==> flow/design.v <==
`timescale 1ns/1ps
module rotation #(
	parameter DSIZE		= 16
)(
	input				clock,
	input				rst_n,
	input [DSIZE-1:0]	idata,
	input [DSIZE-1:0]	comp,
	output[DSIZE-1:0]	odata,
	output				cmp_rel			 
);
reg [DSIZE-1:0]	data_reg;
always@(posedge clock,negedge rst_n)
	if(~rst_n)	data_reg	<= {DSIZE{1'b0}};
	else begin
		if(comp > idata)
				data_reg	<= idata;
		else	data_reg	<= idata - comp;
	end   
reg 			cmp_reg;
always@(posedge clock)
	cmp_reg		<= !(comp > idata);
assign	odata	= data_reg;
assign	cmp_rel	= cmp_reg;
endmodule
`timescale 1ns/1ps
module shift_add #(
	parameter	DSIZE	= 16,
	parameter	SNUM	= 0
)(
	input				clock	,
	input				en		,
	input [DSIZE-1:0]	X       ,
	input [DSIZE-1:0]	Y       ,
	output[DSIZE-1:0]	Z       
);
reg [DSIZE:0]		data;
always@(posedge clock)
	if(en)	data	<= X + (Y>>SNUM);
	else	data	<= X;
assign	Z = data[DSIZE]? {DSIZE{1'b1}} : data[DSIZE-1:0];
endmodule
`timescale 1ns/1ps
module shift_sub #(
	parameter	DSIZE	= 16,
	parameter	SNUM
)(
	input				clock	,
	input				en		,
	input [DSIZE-1:0]	X		,
	input [DSIZE-1:0]	Y		,
	output[DSIZE-1:0]	Z
);
reg [DSIZE:0]	data;
always@(posedge clock)
	if(en)	data	<= X - (Y>>SNUM);
	else	data	<= X;
assign	Z	= data[DSIZE]? {DSIZE{1'b0}} : data[DSIZE-1:0];
endmodule
`timescale 1ns/1ps
module collect_cos #(
	parameter		DSIZE	= 16,
	parameter		SEL		= 16
)(
	input				clock	,
	input				en		,
	input [DSIZE-1:0]	X		,
	output[DSIZE-1:0]	Y
);
localparam		CSIZE	= DSIZE;
localparam		COS_45_000		=  0.7071 * 2**CSIZE,      
                COS_26_565      =  0.8944 * 2**CSIZE,
                COS_14_036      =  0.9701 * 2**CSIZE,
                COS_7_1250      =  0.9923 * 2**CSIZE,
                COS_3_5763      =  0.9981 * 2**CSIZE,
                COS_1_7899      =  0.9995 * 2**CSIZE,
                COS_0_8952      =  0.9999 * 2**CSIZE,
                COS_0_4476      =  1.0000 * 2**CSIZE,
                COS_0_2238      =  1.0000 * 2**CSIZE,
                COS_0_1119      =  1.0000 * 2**CSIZE,
                COS_0_0560      =  1.0000 * 2**CSIZE,
                COS_0_0280      =  1.0000 * 2**CSIZE,
                COS_0_0140      =  1.0000 * 2**CSIZE,
                COS_0_0070      =  1.0000 * 2**CSIZE,
                COS_0_0035      =  1.0000 * 2**CSIZE,
                COS_0_0017      =  1.0000 * 2**CSIZE,
	            COS_0_0009	    =  1.0000 * 2**CSIZE;
wire [CSIZE:0]	cos_cf [16:0]	;
assign	cos_cf[ 0]	= COS_45_000		;
assign	cos_cf[ 1]	= COS_26_565		;
assign	cos_cf[ 2]	= COS_14_036		;
assign	cos_cf[ 3]	= COS_7_1250		;
assign	cos_cf[ 4]	= COS_3_5763		;
assign	cos_cf[ 5]	= COS_1_7899		;
assign	cos_cf[ 6]	= COS_0_8952		;
assign	cos_cf[ 7]	= COS_0_4476		;
assign	cos_cf[ 8]	= COS_0_2238		;
assign	cos_cf[ 9]	= COS_0_1119		;
assign	cos_cf[10]	= COS_0_0560		;
assign	cos_cf[11]	= COS_0_0280		;
assign	cos_cf[12]	= COS_0_0140		;
assign	cos_cf[13]	= COS_0_0070		;
assign	cos_cf[14]	= COS_0_0035		;
assign	cos_cf[15]	= COS_0_0017		;
assign	cos_cf[16]	= COS_0_0009		;
localparam [4:0]	SM = (SEL > 16)? 16 : SEL; 
reg [DSIZE+CSIZE-1:0]		mul_data;
always@(posedge clock)
	case(SM)
	5'd0	: mul_data	<= en? X * cos_cf[ 0]	: X << CSIZE ;
	5'd1    : mul_data	<= en? X * cos_cf[ 1]   : X << CSIZE ;
    5'd2    : mul_data	<= en? X * cos_cf[ 2]   : X << CSIZE ;
    5'd3    : mul_data	<= en? X * cos_cf[ 3]   : X << CSIZE ;
    5'd4    : mul_data	<= en? X * cos_cf[ 4]   : X << CSIZE ;
    5'd5    : mul_data	<= en? X * cos_cf[ 5]   : X << CSIZE ;
    5'd6    : mul_data	<= en? X * cos_cf[ 6]   : X << CSIZE ;
    5'd7    : mul_data	<= en? X * cos_cf[ 7]   : X << CSIZE ;
    5'd8    : mul_data	<= en? X * cos_cf[ 8]   : X << CSIZE ;
    5'd9    : mul_data	<= en? X * cos_cf[ 9]   : X << CSIZE ;
    5'd10   : mul_data	<= en? X * cos_cf[10]   : X << CSIZE ;
    5'd11   : mul_data	<= en? X * cos_cf[11]   : X << CSIZE ;
    5'd12   : mul_data	<= en? X * cos_cf[12]   : X << CSIZE ;
    5'd13   : mul_data	<= en? X * cos_cf[13]   : X << CSIZE ;
    5'd14   : mul_data	<= en? X * cos_cf[14]   : X << CSIZE ;
	5'd15   : mul_data	<= en? X * cos_cf[15]   : X << CSIZE ;
	5'd16   : mul_data	<= en? X * cos_cf[16]   : X << CSIZE ;  
	default : mul_data	<= X << DSIZE;
	endcase
assign	Y = mul_data[CSIZE+DSIZE-1-:DSIZE];
endmodule
`timescale 1ns/1ps
module sin_cos #(
	parameter	ASIZE	=	16,
	parameter	DSIZE	= 	16,
	parameter	RNUM	= 	16
)(
	input				clock 	,
	input [ASIZE-1:0]	angle   ,
	output[DSIZE-1:0]	cos		,
	output[DSIZE-1:0]	sin		
);
localparam	RSIZE	= (RNUM > 16)? 16 : RNUM;
localparam		Angle_45		= 45*2**     (1*ASIZE)	/90,			 
				Angle_26		= 26.5651*2**(1*ASIZE)	/90,       
				Angle_14		= 14.0362*2**(1*ASIZE)	/90,       
				Angle_7			= 7.1250*2** (1*ASIZE)	/90,        
				Angle_3			= 3.5763*2** (1*ASIZE)	/90,        
				Angle_1_7899	= 1.7899*2** (1*ASIZE)	/90,        
				Angle_0_8952	= 0.8952*2** (1*ASIZE)	/90,        
				Angle_0_4476	= 0.4476*2** (1*ASIZE)	/90,        
				Angle_0_2238	= 0.2238*2** (1*ASIZE)	/90,        
				Angle_0_1119	= 0.1119*2** (1*ASIZE)	/90,
				Angle_0_0560	= 0.0560*2** (1*ASIZE)	/90,
				Angle_0_0280	= 0.0280*2** (1*ASIZE)	/90,    	
                Angle_0_0140    = 0.0140*2** (1*ASIZE)	/90,
                Angle_0_0070    = 0.0070*2** (1*ASIZE)	/90,
                Angle_0_0035    = 0.0035*2** (1*ASIZE)	/90,
                Angle_0_0017    = 0.0017*2** (1*ASIZE)	/90,
                Angle_0_0009    = 0.0009*2** (1*ASIZE)	/90;
wire [ASIZE-1:0]	ANGLE [16:0];
assign	ANGLE [ 0]	= Angle_45				;    
assign	ANGLE [ 1]	= Angle_26	            ;
assign	ANGLE [ 2]	= Angle_14	            ;
assign	ANGLE [ 3]	= Angle_7		        ;
assign	ANGLE [ 4]	= Angle_3		        ;
assign	ANGLE [ 5]	= Angle_1_7899          ;
assign	ANGLE [ 6]	= Angle_0_8952          ;
assign	ANGLE [ 7]	= Angle_0_4476          ;
assign	ANGLE [ 8]	= Angle_0_2238          ;
assign	ANGLE [ 9]	= Angle_0_1119          ;
assign	ANGLE [10]	= Angle_0_0560          ;
assign	ANGLE [11]	= Angle_0_0280          ;
assign	ANGLE [12]	= Angle_0_0140          ;
assign	ANGLE [13]	= Angle_0_0070          ;
assign	ANGLE [14]	= Angle_0_0035          ;
assign	ANGLE [15]	= Angle_0_0017          ;
assign	ANGLE [16]	= Angle_0_0009          ;
wire[ASIZE-1:0]		angle_value	[RSIZE-1:0];
wire[ASIZE-1:0]		angle_rotate_result [RSIZE-1:0];	 
reg [RSIZE-1:0]		rotation_occure;
wire[RSIZE-1:0]		shift_en;			
assign	angle_value[0] = angle;
genvar II;
generate
for(II=0;II<RSIZE;II=II+1)begin:LOOP_BLOCK
rotation #(
	.DSIZE			(ASIZE)
)rotation_inst(
	.clock			(clock						),
	.rst_n          (1'b1						),
	.idata          (angle_value[II]			),
	.comp           (ANGLE[II]					),
	.odata          (angle_rotate_result[II]	),
	.cmp_rel		(shift_en[II]				)
);
if(II != (RSIZE-1))begin
assign	angle_value[II+1]	= angle_rotate_result[II];
end
end
endgenerate
wire[DSIZE:0]	xcoords_value 	[RSIZE-1:0];
wire[DSIZE:0]	ycoords_value	[RSIZE-1:0];
wire[DSIZE:0]	x_shift_result [RSIZE-1:0];
wire[DSIZE:0]	y_shift_result [RSIZE-1:0];
assign	xcoords_value[0]	= 1'b1<<DSIZE;
assign	ycoords_value[0]	= {DSIZE{1'b0}};
generate
for (II = 0;II<RSIZE;II=II+1)begin:SHIFT_BLOCK
shift_sub #(
	.DSIZE		(DSIZE+1		),
	.SNUM 		(II				)
)shift_sub_inst(
	.clock		(clock					),
	.en			(shift_en[II]           ),
	.X			(xcoords_value[II]          ),
	.Y			(ycoords_value[II]          ),
	.Z      	(x_shift_result[II]   )
);
shift_add #(
	.DSIZE		(DSIZE+1		),
	.SNUM 		(II				)
)shift_add_inst(
	.clock		(clock					),
	.en			(shift_en[II]           ),
	.X			(ycoords_value[II]          ),
	.Y			(xcoords_value[II]          ),
	.Z      	(y_shift_result[II]   )
);
if(II != (RSIZE-1))begin
assign	ycoords_value[II+1] = y_shift_result[II];
assign	xcoords_value[II+1]	= x_shift_result[II];
end
end
endgenerate
wire[DSIZE-1:0]		cos_coeff [RSIZE-1:0];
wire[DSIZE-1:0]		cos_coeff_result [RSIZE-1:0];
assign	cos_coeff[0]	= {DSIZE{1'b1}};
generate
for(II=0;II<RSIZE;II=II+1)begin:COS_COEFF_BLOCK
collect_cos #(
	.DSIZE			(DSIZE		),
	.SEL			(II			)
)collect_cos_inst(
	.clock			(clock					),
	.en				(shift_en[II]           ),
	.X				(cos_coeff[II]          ),
	.Y      		(cos_coeff_result[II]   )
);
if(II != (RSIZE-1))begin
assign	 cos_coeff[II+1] = cos_coeff_result[II];
end
end
endgenerate
reg [DSIZE+DSIZE:0]		X_reg,Y_reg;
always@(posedge clock)begin
	X_reg	<=  cos_coeff_result[RSIZE-1][DSIZE-1:0] *  x_shift_result[RSIZE-1][DSIZE-:(DSIZE+1)]; 
	Y_reg	<=  cos_coeff_result[RSIZE-1][DSIZE-1:0] *  y_shift_result[RSIZE-1][DSIZE-:(DSIZE+1)]; 
end
assign	cos	= X_reg[DSIZE+DSIZE-1-:DSIZE];
assign	sin	= Y_reg[DSIZE+DSIZE-1-:DSIZE];
endmodule
* From RTL to reports: sin_cos *
Each step is given for the RTL above and for the edited RTL.
Lines under "before" count in the file above, lines under "after" in the edited file.
"difference" is "after" less "before", of the values as shown.
Cell names lack the library's common part.
Not given: --

inputs
  design top = sin_cos
  clock input = clock
  cell library = sky130hd
  library corner = tt_025C_1v80

* Diff *
The edit as a unified diff against the file above.
This change comes from a script, not from a designer; no optimisation was intended.

begin of diff
@@ -7,5 +7,5 @@
 	input [DSIZE-1:0]	idata,
 	input [DSIZE-1:0]	comp,
-	output[DSIZE-1:0]	odata,
+	output[DSIZE-2:0]	odata,
 	output				cmp_rel			 
 );
end of diff

* Word level *
Source: Yosys, flattened and elaborated. Widths are those after wreduce. Registers that Yosys merges into a memory's read port (data or address) are not register bits. Print and check cells do not count. Equal cells are merged and count once.

cells by class
  item                           before  after  difference
  muxes and demuxes              83      83     0
  divide/modulo/power cells      0       0      0
  shift operators                0       0      0
  add/sub/neg operators          45      45     0
  magnitude comparators          16      16     0
  equality and inequality tests  0       0      0
  multiply operators             8       8      0
  reduce/logical cells           16      16     0
  bitwise gates (word level)     0       0      0

operator list
  kind                                           before  after  difference
  2-to-1 mux 16 bit                              15      0      -15
  2-to-1 mux 15 bit                              0       15     +15
  > comparator 1 x 16 -> 1 bit with constant A   1       0      -1
  > comparator 10 x 16 -> 1 bit with constant A  1       0      -1
  > comparator 11 x 16 -> 1 bit with constant A  1       0      -1
  > comparator 12 x 16 -> 1 bit with constant A  1       0      -1
  > comparator 13 x 16 -> 1 bit with constant A  1       0      -1
  > comparator 14 x 16 -> 1 bit with constant A  1       0      -1
  > comparator 15 x 16 -> 1 bit with constant A  1       0      -1
  > comparator 2 x 16 -> 1 bit with constant A   1       0      -1
  > comparator 3 x 16 -> 1 bit with constant A   1       0      -1
  > comparator 4 x 16 -> 1 bit with constant A   1       0      -1
  > comparator 5 x 16 -> 1 bit with constant A   1       0      -1
  > comparator 6 x 16 -> 1 bit with constant A   1       0      -1
  > comparator 7 x 16 -> 1 bit with constant A   1       0      -1
  > comparator 8 x 16 -> 1 bit with constant A   1       0      -1
  > comparator 9 x 16 -> 1 bit with constant A   1       0      -1
  subtractor 16 x 10 -> 16 bit with constant B   1       0      -1
  subtractor 16 x 11 -> 16 bit with constant B   1       0      -1
  subtractor 16 x 12 -> 16 bit with constant B   1       0      -1
  subtractor 16 x 13 -> 16 bit with constant B   1       0      -1
  subtractor 16 x 14 -> 16 bit with constant B   1       0      -1
  subtractor 16 x 15 -> 16 bit with constant B   1       0      -1
  subtractor 16 bit with constant B              1       0      -1
  subtractor 16 x 2 -> 16 bit with constant B    1       0      -1
  subtractor 16 x 3 -> 16 bit with constant B    1       0      -1
  subtractor 16 x 4 -> 16 bit with constant B    1       0      -1
  subtractor 16 x 5 -> 16 bit with constant B    1       0      -1

The list need not be complete.

word-level totals
  item                             before  after  difference
  word-level cells                 278     278    0
  memory bits (read-only)          0       0      0
  input bits                       17      17     0
  word width x clocked read ports  0       0      0
  output and inout bits            32      32     0
  memories kept                    0       0      0
  bits in latches                  0       0      0
  memory bits (writable)           0       0      0
  flip-flop bits (word level)      1152    1137   -15

* Longest topological paths *
Yosys ltp: most cells in a row. Word level: on the elaborated netlist, between registers, memories and ports. Mapped: between sequential cells and ports; inverters and the memories' decode and read muxes count.

depth
  item                           before  after  difference
  depth after elaboration        3       3      0
  ABC_AREA                       0       0      --
  mapped depth                   26      27     +1
  gate-level depth less buffers  23      25     +2

* Mapped cells and area *
Yosys stat after the flow's synthesis: flattened, memories mapped to cells. It holds for the ABC_AREA given above (unset counts as 0); a run with the other value may have another netlist.

mapped netlist
  item                                before   after    difference
  flip-flop cells                     970      956      -14
  chip area (Yosys) (um^2)            79140.9  77598.2  -1542.7
  sequential part of the area (um^2)  19418.6  19138.4  -280.2
  buffers                             213      201      -12
  cell count                          8368     8150     -218

cells by type
  cell       before  after  difference
  nor3_1     169     132    -37
  nand3_1    95      62     -33
  nor2_1     506     484    -22
  nand2_1    607     587    -20
  dfxtp_1    970     956    -14
  o21ai_0    236     250    +14
  and3_1     40      27     -13
  nand2b_1   54      66     +12
  a211oi_1   37      26     -11
  xnor2_1    305     295    -10
  xor2_1     191     200    +9
  a21oi_1    317     309    -8
  nand4_1    33      25     -8
  o2111ai_1  9       1      -8
  nor2b_1    218     225    +7
  nor4_1     45      38     -7
  or3_1      31      38     +7
  nor4b_1    9       2      -7

The list need not be complete.
The figures by module come from a second, unflattened synthesis with its own total; it is not the netlist above.

second synthesis, totals
  item                                     before    after     difference
  cell total of the unflattened synthesis  13511     13782     +271
  area (unflattened synthesis) (um^2)      123360.8  124466.9  +1106.1

Rows give one instance, submodules left out.

modules, before
  module               sequential area (um^2)  cells  area (um^2)  times used
  rotation (DSIZE=16)  420.4                   188    1620.3       16
  sin_cos              640.6                   1937   17445.5      1
  collect_cos          320.3                   642    6303.5       1
  collect_cos          320.3                   617    5815.6       1
  collect_cos          320.3                   549    5617.9       1
  collect_cos          320.3                   565    5336.4       1
  collect_cos          320.3                   572    5271.3       1
  collect_cos          320.3                   525    4865.9       1
  collect_cos          320.3                   454    4255.3       1
  shift_sub            360.3                   211    1699.1       1
  shift_sub            360.3                   201    1637.8       1
  shift_add            360.3                   196    1594.0       1
  shift_add            360.3                   192    1590.3       1
  shift_sub            360.3                   197    1537.7       1

before: Further modules, not shown: 36.

modules, after
  module               sequential area (um^2)  cells  area (um^2)  times used
  rotation (DSIZE=16)  395.4                   200    1652.8       16
  sin_cos              640.6                   2027   18032.3      1
  collect_cos          320.3                   631    6302.3       1
  collect_cos          320.3                   617    5815.6       1
  collect_cos          320.3                   549    5617.9       1
  collect_cos          320.3                   565    5336.4       1
  collect_cos          320.3                   572    5271.3       1
  collect_cos          320.3                   525    4865.9       1
  collect_cos          320.3                   454    4255.3       1
  shift_sub            360.3                   211    1699.1       1
  shift_sub            360.3                   201    1637.8       1
  shift_add            360.3                   196    1594.0       1
  shift_add            360.3                   192    1590.3       1
  shift_sub            360.3                   197    1537.7       1

after: Further modules, not shown: 36.

* Timing after synthesis *
Path of least setup slack by OpenSTA after synthesis, without wires, with an ideal clock, recovery checks aside; 20% of the period is set as input and as output delay. Where synthesis merged equal registers, the netlist keeps one of their names.

timing after synthesis
  item                           before                                            after                                             difference
  path kind                      reg2reg                                           reg2reg                                           --
  start                          register SHIFT_BLOCK[15].shift_add_inst.data[17]  register SHIFT_BLOCK[15].shift_add_inst.data[17]  --
  end                            register Y_reg[29]                                register Y_reg[31]                                --
  time at the first pin (ns)     0.000                                             0.000                                             0.000
  data arrival time (ns)         6.490                                             6.716                                             +0.226
  slack (ns)                     -0.109                                            -0.288                                            -0.179
  required time (ns)             6.381                                             6.428                                             +0.047
  delay of the path (ns)         6.609                                             6.788                                             +0.179
  driving pins on the path       25                                                27                                                +2
  clock period (ns)              6.5                                               6.5                                               0.0
  setup time (ns)                0.119                                             0.072                                             -0.047
  buffers on the path            4                                                 4                                                 0
  synthesis period reached (ns)  6.609                                             6.788                                             +0.179

"delay of the path" = arrival - input delay + setup time.
"driving pins on the path": output pins that drive a net of the path, with the launching flip-flop's if there is one; two outputs of one cell count as two.
"synthesis period reached" = period - worst setup slack (recovery checks aside). The figure is calculated, with input and output delays left at 20% of the set period.
The rows between start and end are the longest chain of elaborated cells between them; the timing report does not say that the signal goes this way. Where chains are equally long, one stands for them.
A line is the first line of the expression or statement that the cell stems from. Yosys adds cells for indexed reads and writes and turns some case tables into memories.

on the way, after synthesis, before
  cells stage by stage = dfxtp_1 > clkbuf_1 > clkbuf_1 > or2_2 > clkbuf_1 > clkbuf_1 > nand2_1 > fa_1 > fa_1 > fa_1 > fa_1 > inv_1 > fa_1 > inv_1 > fa_1 > inv_1 > ha_1 > nand2_1 > or4b_2 > a211oi_1 > or4b_1 > a31oi_1 > o21ai_1 > a21oi_1 > xnor2_1
  length of the longest elaborated chain = 2
  elaborated cells on any way between the ends = 2
  RTL lines with such cells = 2
  those cells by class = mul: 1; mux: 1

ends and longest elaborated chain, after synthesis, before
  item                          line  source
  start: declaration            37    reg [DSIZE:0] data;
  start: assignment             39    if(en) data <= X + (Y>>SNUM);
  start: assignment             40    else data <= X;
  2-to-1 mux 17 bit             41    assign Z = data[DSIZE]? {DSIZE{1'b1}} : data[DSIZE-1:0];
  multiplier 16 x 17 -> 32 bit  257   Y_reg <= cos_coeff_result[RSIZE-1][DSIZE-1:0] * y_shift_result[RSIZE-1][DSIZE-:(DSIZE+1)];
  end: assignment               257

on the way, after synthesis, after
  cells stage by stage = dfxtp_1 > clkbuf_1 > clkbuf_1 > or2_2 > clkbuf_1 > clkbuf_1 > nand2_1 > fa_1 > fa_1 > fa_1 > inv_1 > fa_1 > fa_1 > inv_1 > fa_1 > inv_1 > ha_1 > and3_1 > and3_1 > a221o_1 > a31oi_1 > a211oi_1 > a21oi_2 > o21ai_1 > o41a_1 > a21oi_1 > xnor2_1
  length of the longest elaborated chain = 2
  elaborated cells on any way between the ends = 2
  RTL lines with such cells = 2
  those cells by class = mul: 1; mux: 1

ends and longest elaborated chain, after synthesis, after
  item                          line  source
  start: declaration            37    reg [DSIZE:0] data;
  start: assignment             39    if(en) data <= X + (Y>>SNUM);
  start: assignment             40    else data <= X;
  2-to-1 mux 17 bit             41    assign Z = data[DSIZE]? {DSIZE{1'b1}} : data[DSIZE-1:0];
  multiplier 16 x 17 -> 32 bit  257   Y_reg <= cos_coeff_result[RSIZE-1][DSIZE-1:0] * y_shift_result[RSIZE-1][DSIZE-:(DSIZE+1)];
  end: assignment               257

* Worst path after layout *
From the final timing report of the runs of pair A: the path of least setup slack in the routed layout; clock arrival at registers is part of the times.

timing post-layout
  item                        before                                            after                                             difference
  path kind                   reg2reg                                           reg2reg                                           --
  start                       register SHIFT_BLOCK[15].shift_add_inst.data[17]  register SHIFT_BLOCK[15].shift_add_inst.data[17]  --
  end                         register Y_reg[26]                                register Y_reg[31]                                --
  slack (ns)                  0.28                                              0.11                                              -0.17
  required time (ns)          7.09                                              7.11                                              +0.02
  buffers on the path         3                                                 1                                                 -2
  time at the first pin (ns)  0.74                                              0.72                                              -0.02
  setup time (ns)             0.12                                              0.11                                              -0.01
  driving pins on the path    23                                                25                                                +2
  clock period (ns)           6.5                                               6.5                                               0.0
  data arrival time (ns)      6.81                                              7.00                                              +0.19

The rows between start and end are the longest chain of elaborated cells between them; the timing report does not say that the signal goes this way. Where chains are equally long, one stands for them.

on the way, post-layout, before
  cells stage by stage = dfxtp_2 > buf_4 > or2_2 > and2_1 > fa_1 > fa_1 > fa_1 > fa_1 > fa_1 > inv_1 > fa_1 > inv_1 > ha_1 > buf_4 > a21oi_1 > o21a_1 > a2bb2oi_1 > nand4_1 > nand2_2 > buf_4 > o21ai_0 > a211oi_1 > nor2_1
  length of the longest elaborated chain = 2
  elaborated cells on any way between the ends = 2
  RTL lines with such cells = 2
  those cells by class = mul: 1; mux: 1

ends and longest elaborated chain, post-layout, before
  item                          line  source
  start: declaration            37    reg [DSIZE:0] data;
  start: assignment             39    if(en) data <= X + (Y>>SNUM);
  start: assignment             40    else data <= X;
  2-to-1 mux 17 bit             41    assign Z = data[DSIZE]? {DSIZE{1'b1}} : data[DSIZE-1:0];
  multiplier 16 x 17 -> 32 bit  257   Y_reg <= cos_coeff_result[RSIZE-1][DSIZE-1:0] * y_shift_result[RSIZE-1][DSIZE-:(DSIZE+1)];
  end: assignment               257

on the way, post-layout, after
  cells stage by stage = dfxtp_4 > buf_6 > or2_4 > and2_4 > fa_1 > inv_2 > fa_2 > fa_1 > inv_1 > fa_1 > fa_1 > inv_2 > fa_1 > inv_2 > ha_4 > and3_4 > and3_4 > a221o_1 > a31oi_4 > a211oi_4 > a21oi_4 > o21ai_2 > o41a_1 > a21oi_2 > xnor2_1
  length of the longest elaborated chain = 2
  elaborated cells on any way between the ends = 2
  RTL lines with such cells = 2
  those cells by class = mul: 1; mux: 1

ends and longest elaborated chain, post-layout, after
  item                          line  source
  start: declaration            37    reg [DSIZE:0] data;
  start: assignment             39    if(en) data <= X + (Y>>SNUM);
  start: assignment             40    else data <= X;
  2-to-1 mux 17 bit             41    assign Z = data[DSIZE]? {DSIZE{1'b1}} : data[DSIZE-1:0];
  multiplier 16 x 17 -> 32 bit  257   Y_reg <= cos_coeff_result[RSIZE-1][DSIZE-1:0] * y_shift_result[RSIZE-1][DSIZE-:(DSIZE+1)];
  end: assignment               257

* Layout results *
Both versions went through the flow (Yosys, OpenROAD) with the same settings in each pair. Constraints: input delay and output delay 20% of the set period each, output load 0.01 pF.

flow settings, pair A
  CORE_UTILIZATION = 40
  period_ns = 6.5
  CAP_MARGIN = 20
  CORE_MARGIN = 2
  SLEW_MARGIN = 20

results, pair A
  item                                     before    after     difference
  smallest setup slack (ns)                0.277     0.111     -0.166
  standard-cell area after routing (um^2)  87346.3   86873.3   -473.0
  mapped cell area after synthesis (um^2)  79140.9   77598.2   -1542.7
  utilization of the finished layout (%)   44.3      45.1      +0.8
  die outline area (um^2)                  201426.0  197536.0  -3890.0

flow settings, pair B
  CAP_MARGIN = 40
  CELL_PAD_IN_SITES_DETAIL_PLACEMENT = 1
  CORE_MARGIN = 9
  CORE_UTILIZATION = 54
  CTS_CLUSTER_SIZE = 62
  GPL_ROUTABILITY_DRIVEN = 0
  PLACE_DENSITY_LB_ADDON = 0.1
  SETUP_SLACK_MARGIN = 1.94
  SLEW_MARGIN = 40
  TNS_END_PERCENT = 5
  period_ns = 8.55

results, pair B
  item                                     before    after     difference
  smallest setup slack (ns)                1.947     1.658     -0.289
  standard-cell area after routing (um^2)  85798.5   85249.3   -549.2
  mapped cell area after synthesis (um^2)  79140.9   77598.2   -1542.7
  utilization of the finished layout (%)   58.9      60.0      +1.1
  die outline area (um^2)                  160661.0  157673.0  -2988.0
